==> flow/design.v <==
module  CONV(
	input		clk,
	input		reset,
	output	reg	busy,	
	input		ready,	
	output	reg [11:0]	iaddr,
	input	signed [19:0] idata,	
	output	 reg cwr,
	output	 reg [11:0]	caddr_wr,
	output	 reg [19:0]	cdata_wr,
	output	 reg	crd,
	output	 reg [11:0]	caddr_rd,
	input	 [19:0]	cdata_rd,
	output reg 	[2:0] 	csel
	);
	reg [11:0] image_addr;
	reg [11:0] L1_image_addr;
	reg [9:0] L1_write_addr;
	wire [11:0] L1_image_addr1;
	wire [11:0] L1_image_addr2;
	wire [11:0] L1_image_addr3;
	wire [11:0] image_addr1;
	wire [11:0] image_addr2;
	wire [11:0] image_addr3;
	wire [11:0] image_addr4;
	wire [11:0] image_addr5;
	wire [11:0] image_addr6;
	wire [11:0] image_addr7;
	wire [11:0] image_addr8;
	reg [2:0] state , next_state;
	reg [3:0] kernel_count;
	reg signed	[19:0] ker;
	reg signed [19:0] cdata_max;
	reg signed [39:0] gray_data;
	reg signed [39:0] L0_conv_data;
	wire signed [39:0] L0_round_data;
	wire signed [19:0] L0_relu_data;
	wire zero_padding;
	parameter  INIT = 3'b000 ;
	parameter  L0_READ = 3'b001 ;
	parameter  RELU = 3'b010 ;
	parameter  L0_WRITE = 3'b011 ;
	parameter  L1_INIT = 3'b100 ;
	parameter  L1_READ = 3'b101 ;
	parameter  L1_WRITE = 3'b110 ;
	parameter  FINISH = 3'b111 ;
always @(posedge clk or posedge reset) begin
	if (reset) begin
		state <= INIT;
	end
	else begin
		state <= next_state;
	end
end
always@(*)begin
    case (state)
        INIT:begin
			if(ready) next_state =  L0_READ;
            else next_state = INIT;
		end 
        L0_READ :begin
			if(kernel_count == 4'd10) next_state = RELU;
			else next_state = L0_READ;
		end 
		RELU :begin
			next_state = L0_WRITE;
		end 
		L0_WRITE: begin
			if(image_addr == 12'd4095) next_state = L1_INIT;
			else next_state = L0_READ;
		end
		L1_INIT: begin
			 next_state = L1_READ;
		end
		L1_READ: begin
			 if(kernel_count ==  4'd6) next_state = L1_WRITE;
			 else next_state = L1_READ;
		end
		L1_WRITE: begin
			 if(L1_write_addr == 10'd1023) next_state = FINISH;
			 else next_state = L1_READ;
		end
		FINISH: begin
			 next_state = FINISH;
		end
        default: begin
			next_state = FINISH;
		end
    endcase
end
always @(*) begin
    case (state)
        INIT: begin
                busy = 0;
				cwr =  0;
				csel = 3'b000;
				crd = 0;
        end 
        L0_READ: begin
                busy = 1;
				cwr =  0;
				csel = 3'b000;
				crd = 0; 
        end
		RELU: begin
				busy = 1;
				cwr =  0;
				csel = 3'b000;
				crd = 0;
		end
		L0_WRITE: begin
				busy = 1;
				cwr =  1;
				csel = 3'b001;
				crd = 0;
		end
		L1_INIT:begin
				busy = 1;
				cwr =  0;
				csel = 3'b000;
				crd = 0;
		end
		L1_READ:begin
				busy = 1;
				cwr =  0;
				csel = 3'b001;
				crd =  1;
		end
		L1_WRITE:begin
				busy = 1;
				cwr =  1;
				csel = 3'b011;
				crd =  0;
		end
        FINISH: begin
                busy = 0;
				cwr =  0;
				csel = 3'b000;
				crd = 0;
        end
        default: begin
                busy = 0;
				cwr =  0;
				csel = 3'b000;
				crd = 0;
		end
    endcase
end
always @(posedge clk) begin
	if(state == INIT) begin
		image_addr <= 12'b0;
	end
	else if(state == L0_WRITE ) begin
		image_addr <= image_addr + 1;
	end
end
assign image_addr1 = image_addr-12'b000001000001;
assign image_addr2 = image_addr1+12'b000000000001;
assign image_addr3 = image_addr2+12'b000000000001;
assign image_addr4 = image_addr-12'b000000000001;
assign image_addr5 = image_addr+12'b000000000001;
assign image_addr6 = image_addr+12'b000000111111;
assign image_addr7 = image_addr6+12'b000000000001;
assign image_addr8 = image_addr7+12'b000000000001;
always @(posedge clk ) begin
	case (kernel_count)
		4'd0: 	iaddr <= image_addr;
		4'd1: 	iaddr <= image_addr1;
		4'd2: 	iaddr <= image_addr2;
		4'd3:	iaddr <= image_addr3;
		4'd4:	iaddr <= image_addr4;
		4'd5:	iaddr <= image_addr5;
		4'd6:	iaddr <= image_addr6;
		4'd7:	iaddr <= image_addr7;
		4'd8:	iaddr <= image_addr8;
		default: begin
		end
	endcase
end
assign zero_padding = 	 ((image_addr[11:6] == 6'b000000) && (kernel_count==4'd2||kernel_count==4'd3||kernel_count==4'd4))
						||((image_addr[11:6] == 6'b111111) && (kernel_count==4'd7||kernel_count==4'd8||kernel_count==4'd9))
						||((image_addr[5:0] == 6'b000000) && (kernel_count==4'd2||kernel_count==4'd5||kernel_count==4'd7))
						||((image_addr[5:0]	== 6'b111111) && (kernel_count==4'd4||kernel_count==4'd6||kernel_count==4'd9));
always@(*) begin
	if(reset) begin
		ker = 20'HF8F71;
	end
	else begin
		case (kernel_count)
			4'd1:	ker = 20'HF8F71;
			4'd2:	ker = 20'H0A89E;
			4'd3:	ker = 20'H092D5;
			4'd4:	ker = 20'H06D43;
			4'd5:	ker = 20'H01004;
			4'd6:	ker = 20'HF6E54;
			4'd7:	ker = 20'HFA6D7;
			4'd8:	ker = 20'HFC834;
			4'd9:	ker = 20'HFAC19;
			default:ker = 20'H00000;
		endcase
	end
end
always @(posedge clk) begin
	if(state == INIT) begin
		gray_data <= 20'sb0;
	end
	else if(state == L0_READ ) begin
		case (kernel_count)
			4'd1: 	gray_data  <= (zero_padding)?20'sb0:idata*ker;
			4'd2: 	gray_data  <= (zero_padding)?20'sb0:idata*ker;
			4'd3:	gray_data  <= (zero_padding)?20'sb0:idata*ker;
			4'd4:	gray_data  <= (zero_padding)?20'sb0:idata*ker;
			4'd5:	gray_data  <= (zero_padding)?20'sb0:idata*ker;
			4'd6:	gray_data  <= (zero_padding)?20'sb0:idata*ker;
			4'd7:	gray_data  <= (zero_padding)?20'sb0:idata*ker;
			4'd8:	gray_data  <= (zero_padding)?20'sb0:idata*ker; 
			4'd9: 	gray_data  <= (zero_padding)?20'sb0:idata*ker;
			default: begin
				gray_data  <= 20'sb0;
			end
		endcase
	end
end
always @(posedge clk) begin
	if(state == INIT || state == RELU || state == L1_WRITE) begin
		kernel_count <= 4'b0;
	end
	else if(state == L0_READ ) begin
		kernel_count <= kernel_count + 1;
	end
	else if (state == L1_READ)begin
		kernel_count <= kernel_count + 1;
	end
end
always@(posedge clk or posedge reset) 
begin
	if(reset) begin
		L0_conv_data <= 0;
    end else if (state == L0_WRITE) begin 
        L0_conv_data <= 0;       
    end else begin 
        L0_conv_data <= L0_conv_data + gray_data;
    end
end
assign L0_round_data = (state == RELU && L0_conv_data[15] ) ? 
						(L0_conv_data+40'h0013110000):(L0_conv_data+40'h0013100000);
assign L0_relu_data =  (L0_round_data>0) ? L0_round_data[35:16] :20'b0; 
always @(posedge clk or posedge reset) begin
	if(reset)begin
		cdata_wr <= 0;
	end
	else begin
		case (state)
			INIT:		cdata_wr <= 0;
			L0_READ:	cdata_wr <= 0;
			RELU:		cdata_wr <= L0_relu_data;
			L0_WRITE:	cdata_wr <= cdata_wr;
			L1_INIT:	cdata_wr <= 0;
			L1_READ:	cdata_wr <= (kernel_count == 4'd6)?cdata_max:0;
			L1_WRITE:	cdata_wr <= 0;
			FINISH: 	cdata_wr <= 0;
			default: 	cdata_wr <= 0;
		endcase
	end
end
always @(posedge clk or posedge reset) begin
	if(reset)begin
		caddr_wr <= 0;
	end
	else begin
		case (state)
			INIT:		caddr_wr <= image_addr;
			L0_READ:	caddr_wr <= image_addr;
			RELU:		caddr_wr <= image_addr;
			L0_WRITE:	caddr_wr <= image_addr;
			L1_INIT:	caddr_wr <= L1_write_addr;
			L1_READ:	caddr_wr <= L1_write_addr;
			L1_WRITE:	caddr_wr <= L1_write_addr;
			FINISH: 	caddr_wr <= 0;
			default: 	begin
			end
		endcase
	end
end
always @(posedge clk or posedge reset) begin
	if (reset) begin
		L1_image_addr <=12'b0; 
	end
	else if(state == L1_WRITE) begin
		if(L1_image_addr[5:0] == 6'b111110)
			L1_image_addr <= L1_image_addr +12'b000001000010;
		else 
			L1_image_addr <= L1_image_addr +12'b000000000010;	
	end
end
assign L1_image_addr1 = L1_image_addr + 12'd1;
assign L1_image_addr2 = L1_image_addr + 12'd64;
assign L1_image_addr3 = L1_image_addr + 12'd65;
always @(posedge clk or posedge reset) begin
	if (reset) begin
		L1_write_addr <= 10'b0;
	end
	else if (state == L1_WRITE)begin
		L1_write_addr <= L1_write_addr +1;
	end
end
always@(posedge clk or posedge reset) begin
	if(reset) begin
		caddr_rd <= 12'b0;
	end
	else if (state == L1_READ)begin
		case (kernel_count)
			4'd1:	caddr_rd  <= L1_image_addr;
			4'd2:	caddr_rd  <= L1_image_addr1;
			4'd3:	caddr_rd  <= L1_image_addr2;
			4'd4:	caddr_rd  <= L1_image_addr3;
			default: caddr_rd <=  12'b0;
		endcase
	end
end
always@(posedge clk or posedge reset)begin
	if(reset) begin
		cdata_max <= 20'b0;
	end
	else if(state == L1_READ)begin
		case (kernel_count)
			4'd0:  	cdata_max  <= 20'b0;
			4'd1:  	cdata_max  <= 20'b0;
			4'd2:	cdata_max  <= (cdata_max >= cdata_rd)?cdata_max:cdata_rd;
			4'd3:	cdata_max  <= (cdata_max >= cdata_rd)?cdata_max:cdata_rd;
			4'd4:	cdata_max  <= (cdata_max >= cdata_rd)?cdata_max:cdata_rd;
			4'd5:	cdata_max  <= (cdata_max >= cdata_rd)?cdata_max:cdata_rd;
			default: begin
			end
		endcase
	end
end
endmodule
From RTL to reports: CONV:

Tool output for the design above, in the order of the flow.
Line numbers count from 1 in the design file above.
Operators: Yosys type, input widths -> output width; for muxes data width and select width s.
Cell names lack the library's common part.
Not given: --

* top: CONV
* clock input: clk
* standard-cell library: sky130hd
* timing corner: tt_025C_1v80

Word level:

Counts by Yosys on the flattened word-level netlist (proc, flatten, opt, wreduce; memories kept). Print and check cells are left out.
Memory sizes are those after Yosys's memory passes, which may raise the word count (mostly to a power of two), join words into wider ones and drop unused or constant bits.

* order comparisons: 2
* add/subtract/negate cells: 19
* muxes and demuxes: 24
* equality and inequality tests: 23
* reduce/logical cells: 32
* multiply operators: 1

Operators with widths (count)
* $mul 20x20->40: 1
* $mux 40: 4
* $pmux 12 s9: 1
* $add 12x1->12 const B: 7
* $add 40x29->40 const B: 2
* $mux 20: 4
* $pmux 20 s3: 1
* $pmux 12 s4: 1
* $gt 40x1->1 const B: 1
* $add 40x40->40: 1
* $pmux 20 s2: 1
* $add 12x7->12 const B: 3
* $pmux 12 s3: 1
* $pmux 3 s8: 1
* $ge 20x20->1: 1
* $eq 6x6->1 const B: 3
* $eq 4x3->1 const B: 4
* $mux 4: 4
* $logic_or 1x1->1: 13
* $sub 12x1->12 const B: 1
* $eq 12x12->1 const B: 1
* $add 12x2->12 const B: 1
* $add 12x6->12 const B: 1
* $sub 12x7->12 const B: 1
* $eq 3x3->1 const B: 4
* $eq 4x4->1 const B: 3
* $logic_not 6->1: 2
* $mux 12: 1

Not listed: further kinds 23, cells in them 32.

* memory cells: 2
* register bits after elaboration: 197
* memory bits (read-only): 360
* clocked read ports x word width: 20

Memories
* (name not given): depth 16, width 20, rd ports 1, write ports 0, line 189 `case (kernel_count)`
* (name not given): depth 8, width 5, rd ports 1, write ports 0, line 92 `case (state)`

Longest topological paths:

Depth = most cells in a row (Yosys ltp): at word level without a register or memory, in the mapped netlist without a sequential cell, where the memories' decode and read muxes count.

* word-level depth: 9
* ABC_AREA: 0
* depth in mapped cells: 28

Synthesis result:

The flow's flattened synthesis, as Yosys stat reports it; memories are mapped. The netlist is that of the ABC_AREA named above (0 if unset); the other value can give another one.

* buffers: 144
* mapped cells: 3191
* mapped flip-flops: 213
* sequential part of the area: 5024.8 µm²
* cell area after synthesis: 28228.3 µm²

Cell types
* fa_1: count 413, total area 8267.93 µm²
* dfrtp_1: count 128, total area 3.2E+03 µm²
* ha_1: count 193, total area 2.41E+03 µm²
* inv_1: count 560, total area 2.1E+03 µm²
* dfxtp_1: count 73, total area 1.46E+03 µm²
* nand2_1: count 313, total area 1.17E+03 µm²
* xnor2_1: count 100, total area 875.84 µm²
* nor2_1: count 233, total area 874.589 µm²
* o21ai_0: count 128, total area 640.614 µm²
* and2_1: count 100, total area 625.6 µm²
* a21oi_1: count 124, total area 620.595 µm²
* nor2b_1: count 94, total area 588.064 µm²
* xor2_1: count 61, total area 534.262 µm²
* clkbuf_1: count 125, total area 469.2 µm²
* edfxtp_1: count 12, total area 360.346 µm²
* a22oi_1: count 46, total area 345.331 µm²
* mux2i_1: count 31, total area 310.298 µm²
* a21o_1: count 39, total area 292.781 µm²

Other cell types: 76; their cells: 418.

Timing after synthesis:

OpenSTA on the mapped netlist: ideal clock, no wires. The path of least setup slack (recovery checks aside). Input and output delay are each 20% of the period. Register names are those of the netlist, which keeps one name where synthesis merged equal registers.

* kind: input to register
* start point: input port reset
* end point: register gray_data[39]
* time at the first pin: 2.000 ns
* required time: 9.883 ns
* clock period: 10.0 ns
* path delay: 7.189 ns
* input delay: 2.000 ns
* stages on the path: 27
* path buffers: 4
* arrival: 9.072 ns
* setup slack: 0.811 ns
* setup time: 0.117 ns
* synthesis period reached: 9.189 ns

"path delay" = arrival - input delay + setup time.
"stages on the path": output pins that drive a net of the path, with the launching flip-flop's if there is one; two outputs of one cell count as two.
"synthesis period reached" is the clock period less the worst setup slack; recovery checks do not enter. This is arithmetic on one report: input and output delays are still those of the set period (20% each).
The rows between start and end are the longest chain of elaborated cells between them; the timing report does not say that the signal goes this way. Where chains are equally long, one stands for them.
A line is the first line of the expression or statement that the cell stems from. Yosys adds cells for indexed reads and writes and turns some case tables into memories.
A register here has more assigning lines than the two given.

* cells stage by stage: clkbuf_1 > clkbuf_1 > nor2_1 > clkbuf_1 > nor2b_1 > fa_1 > inv_1 > fa_1 > fa_1 > inv_1 > fa_1 > fa_1 > fa_1 > inv_1 > fa_1 > inv_1 > ha_1 > clkbuf_1 > nand3_1 > o211ai_1 > or3b_2 > a21oi_1 > o31ai_2 > a2111oi_2 > o31ai_1 > xnor2_1 > a22o_1
* length of the longest elaborated chain: 4
* elaborated cells on any way between the ends: 4
* classes of those cells: 1 x mul; 3 x mux

RTL lines, path after synthesis
* start: declaration: line 3 `input reset,`
* $mux 20: line 185 `if(reset) begin`
* $mul 20x20->40: line 217 `4'd9: gray_data <= (zero_padding)?20'sb0:idata*ker;`
* $mux 40: line 217
* $mux 40: line 208 `case (kernel_count)`
* end: assignment: line 209 `4'd1: gray_data <= (zero_padding)?20'sb0:idata*ker;`
* end: assignment: line 210 `4'd2: gray_data <= (zero_padding)?20'sb0:idata*ker;`
* end: declaration: line 34 `reg signed [39:0] gray_data;`

Path in the finished layout:

Path of least setup slack in the final report of flow run A (OpenROAD, finished layout, wires in). Where an end is a register, its clock arrival counts in the times.

* kind: input to register
* start point: input port reset
* end point: register gray_data[37]
* time at the first pin: 2.00 ns
* input delay: 2.00 ns
* clock period: 10.0 ns
* stages on the path: 26
* required time: 10.45 ns
* path buffers: 3
* setup time: 0.10 ns
* setup slack: 1.90 ns
* arrival: 8.56 ns

The rows between start and end are the longest chain of elaborated cells between them; the timing report does not say that the signal goes this way. Where chains are equally long, one stands for them.
A register here has more assigning lines than the two given.

* cells stage by stage: buf_16 > nor2b_4 > buf_12 > and2_4 > fa_1 > fa_1 > inv_1 > fa_1 > inv_1 > fa_1 > ha_4 > fa_1 > inv_2 > fa_1 > inv_2 > ha_4 > a211o_1 > a21oi_4 > or4b_4 > a21oi_4 > o31ai_4 > buf_6 > a2111oi_4 > nor2_1 > xor2_1 > a22o_1
* length of the longest elaborated chain: 4
* elaborated cells on any way between the ends: 4
* classes of those cells: 1 x mul; 3 x mux

RTL lines, path after layout
* start: declaration: line 3 `input reset,`
* $mux 20: line 185 `if(reset) begin`
* $mul 20x20->40: line 217 `4'd9: gray_data <= (zero_padding)?20'sb0:idata*ker;`
* $mux 40: line 217
* $mux 40: line 208 `case (kernel_count)`
* end: assignment: line 209 `4'd1: gray_data <= (zero_padding)?20'sb0:idata*ker;`
* end: assignment: line 210 `4'd2: gray_data <= (zero_padding)?20'sb0:idata*ker;`
* end: declaration: line 34 `reg signed [39:0] gray_data;`

Subject: flow runs of CONV

Hi,

Stored flow runs of CONV (3 of them; Yosys, OpenROAD, sky130hd). They differ in their settings and are not a sequence. Constraints: input delay and output delay 20% of the set period each, output load 0.01 pF.
"clock period achieved" means the clock period less the worst setup slack. The figure is calculated, with input and output delays left at 20% of the set period.
"time on the worst setup path": the worst setup path's part of the clock period (all of it between registers, 20% less for each end at a port) less its slack. A launch clock that arrives late makes it longer, a capture clock that arrives late makes it shorter.

### Flow run A

==> flow/run.sh <==
#!/bin/bash
# the make line also repeats the synthesis and layout settings of config.mk as NAME=value (left out here)
make -C /OpenROAD-flow-scripts/flow DESIGN_CONFIG=/design/flow/config.mk WORK_HOME=/design/flow/orfs CLKGATE_MAP_FILE= finish
==> flow/config.mk <==
export PLATFORM = sky130hd
export DESIGN_NAME = CONV
export DESIGN_NICKNAME = CONV
export VERILOG_FILES = /design/flow/design.v
export SDC_FILE = /design/flow/constraint.sdc
export NUM_CORES = 4
export LEC_CHECK = 0
export CAP_MARGIN = 30
export CORE_MARGIN = 10
export CORE_UTILIZATION = 51
export CTS_CLUSTER_DIAMETER = 216
export GPL_ROUTABILITY_DRIVEN = 0
export GPL_TIMING_DRIVEN = 1
export HOLD_SLACK_MARGIN = 0.17
export MAX_ROUTING_LAYER = met4
export PLACE_DENSITY_LB_ADDON = 0.13
export SETUP_SLACK_MARGIN = 2.4
export SLEW_MARGIN = 10
==> flow/constraint.sdc <==
create_clock -name core_clock -period 10.0 [get_ports {clk}]
set_input_delay 2.0000 -clock core_clock [delete_from_list [all_inputs] [get_ports {clk}]]
set_output_delay 2.0000 -clock core_clock [all_outputs]
set_load 0.01 [all_outputs]

Results of flow run A:
- Setup slack of the worst path: 1.899 ns
- Time on the worst setup path: 6.10 ns
- Worst setup path type: input to register
- Post-synthesis cell area: 28228.3 µm²
- Standard-cell area after layout: 33131.8 µm²
- Clock period achieved: 8.101 ns
- Final worst hold slack: 0.460 ns
- Full die area: 65160.2 µm²

### Flow run B

==> flow/run.sh <==
#!/bin/bash
# the make line also repeats the synthesis and layout settings of config.mk as NAME=value (left out here)
make -C /OpenROAD-flow-scripts/flow DESIGN_CONFIG=/design/flow/config.mk WORK_HOME=/design/flow/orfs CLKGATE_MAP_FILE= finish
==> flow/config.mk <==
export PLATFORM = sky130hd
export DESIGN_NAME = CONV
export DESIGN_NICKNAME = CONV
export VERILOG_FILES = /design/flow/design.v
export SDC_FILE = /design/flow/constraint.sdc
export NUM_CORES = 4
export LEC_CHECK = 0
export CAP_MARGIN = 30
export CORE_MARGIN = 10
export CORE_UTILIZATION = 51
export CTS_CLUSTER_DIAMETER = 216
export GPL_ROUTABILITY_DRIVEN = 1
export GPL_TIMING_DRIVEN = 1
export HOLD_SLACK_MARGIN = 0.17
export MAX_ROUTING_LAYER = met4
export MIN_ROUTING_LAYER = met2
export PLACE_DENSITY_LB_ADDON = 0.13
export SETUP_SLACK_MARGIN = 2.4
export SLEW_MARGIN = 0
==> flow/constraint.sdc <==
create_clock -name core_clock -period 10.0 [get_ports {clk}]
set_input_delay 2.0000 -clock core_clock [delete_from_list [all_inputs] [get_ports {clk}]]
set_output_delay 2.0000 -clock core_clock [all_outputs]
set_load 0.01 [all_outputs]

Results of flow run B:
- Standard-cell area after layout: 32879.0 µm²
- Full die area: 65160.2 µm²
- Post-synthesis cell area: 28228.3 µm²
- Final worst hold slack: 0.465 ns
- Setup slack of the worst path: 1.731 ns
- Time on the worst setup path: 6.27 ns
- Worst setup path type: input to register
- Clock period achieved: 8.269 ns

### Flow run C

==> flow/run.sh <==
#!/bin/bash
# the make line also repeats the synthesis and layout settings of config.mk as NAME=value (left out here)
make -C /OpenROAD-flow-scripts/flow DESIGN_CONFIG=/design/flow/config.mk WORK_HOME=/design/flow/orfs CLKGATE_MAP_FILE= finish
==> flow/config.mk <==
export PLATFORM = sky130hd
export DESIGN_NAME = CONV
export DESIGN_NICKNAME = CONV
export VERILOG_FILES = /design/flow/design.v
export SDC_FILE = /design/flow/constraint.sdc
export NUM_CORES = 4
export LEC_CHECK = 0
export CAP_MARGIN = 20
export CORE_MARGIN = 2
export CORE_UTILIZATION = 57
export SLEW_MARGIN = 20
==> flow/constraint.sdc <==
create_clock -name core_clock -period 9.25 [get_ports {clk}]
set_input_delay 1.8500 -clock core_clock [delete_from_list [all_inputs] [get_ports {clk}]]
set_output_delay 1.8500 -clock core_clock [all_outputs]
set_load 0.01 [all_outputs]

Results of flow run C:
- Setup slack of the worst path: 0.331 ns
- Full die area: 51320.4 µm²
- Final worst hold slack: 0.464 ns
- Post-synthesis cell area: 28228.3 µm²
- Time on the worst setup path: 7.07 ns
- Worst setup path type: input to register
- Standard-cell area after layout: 31949.4 µm²
- Clock period achieved: 8.919 ns

Regards
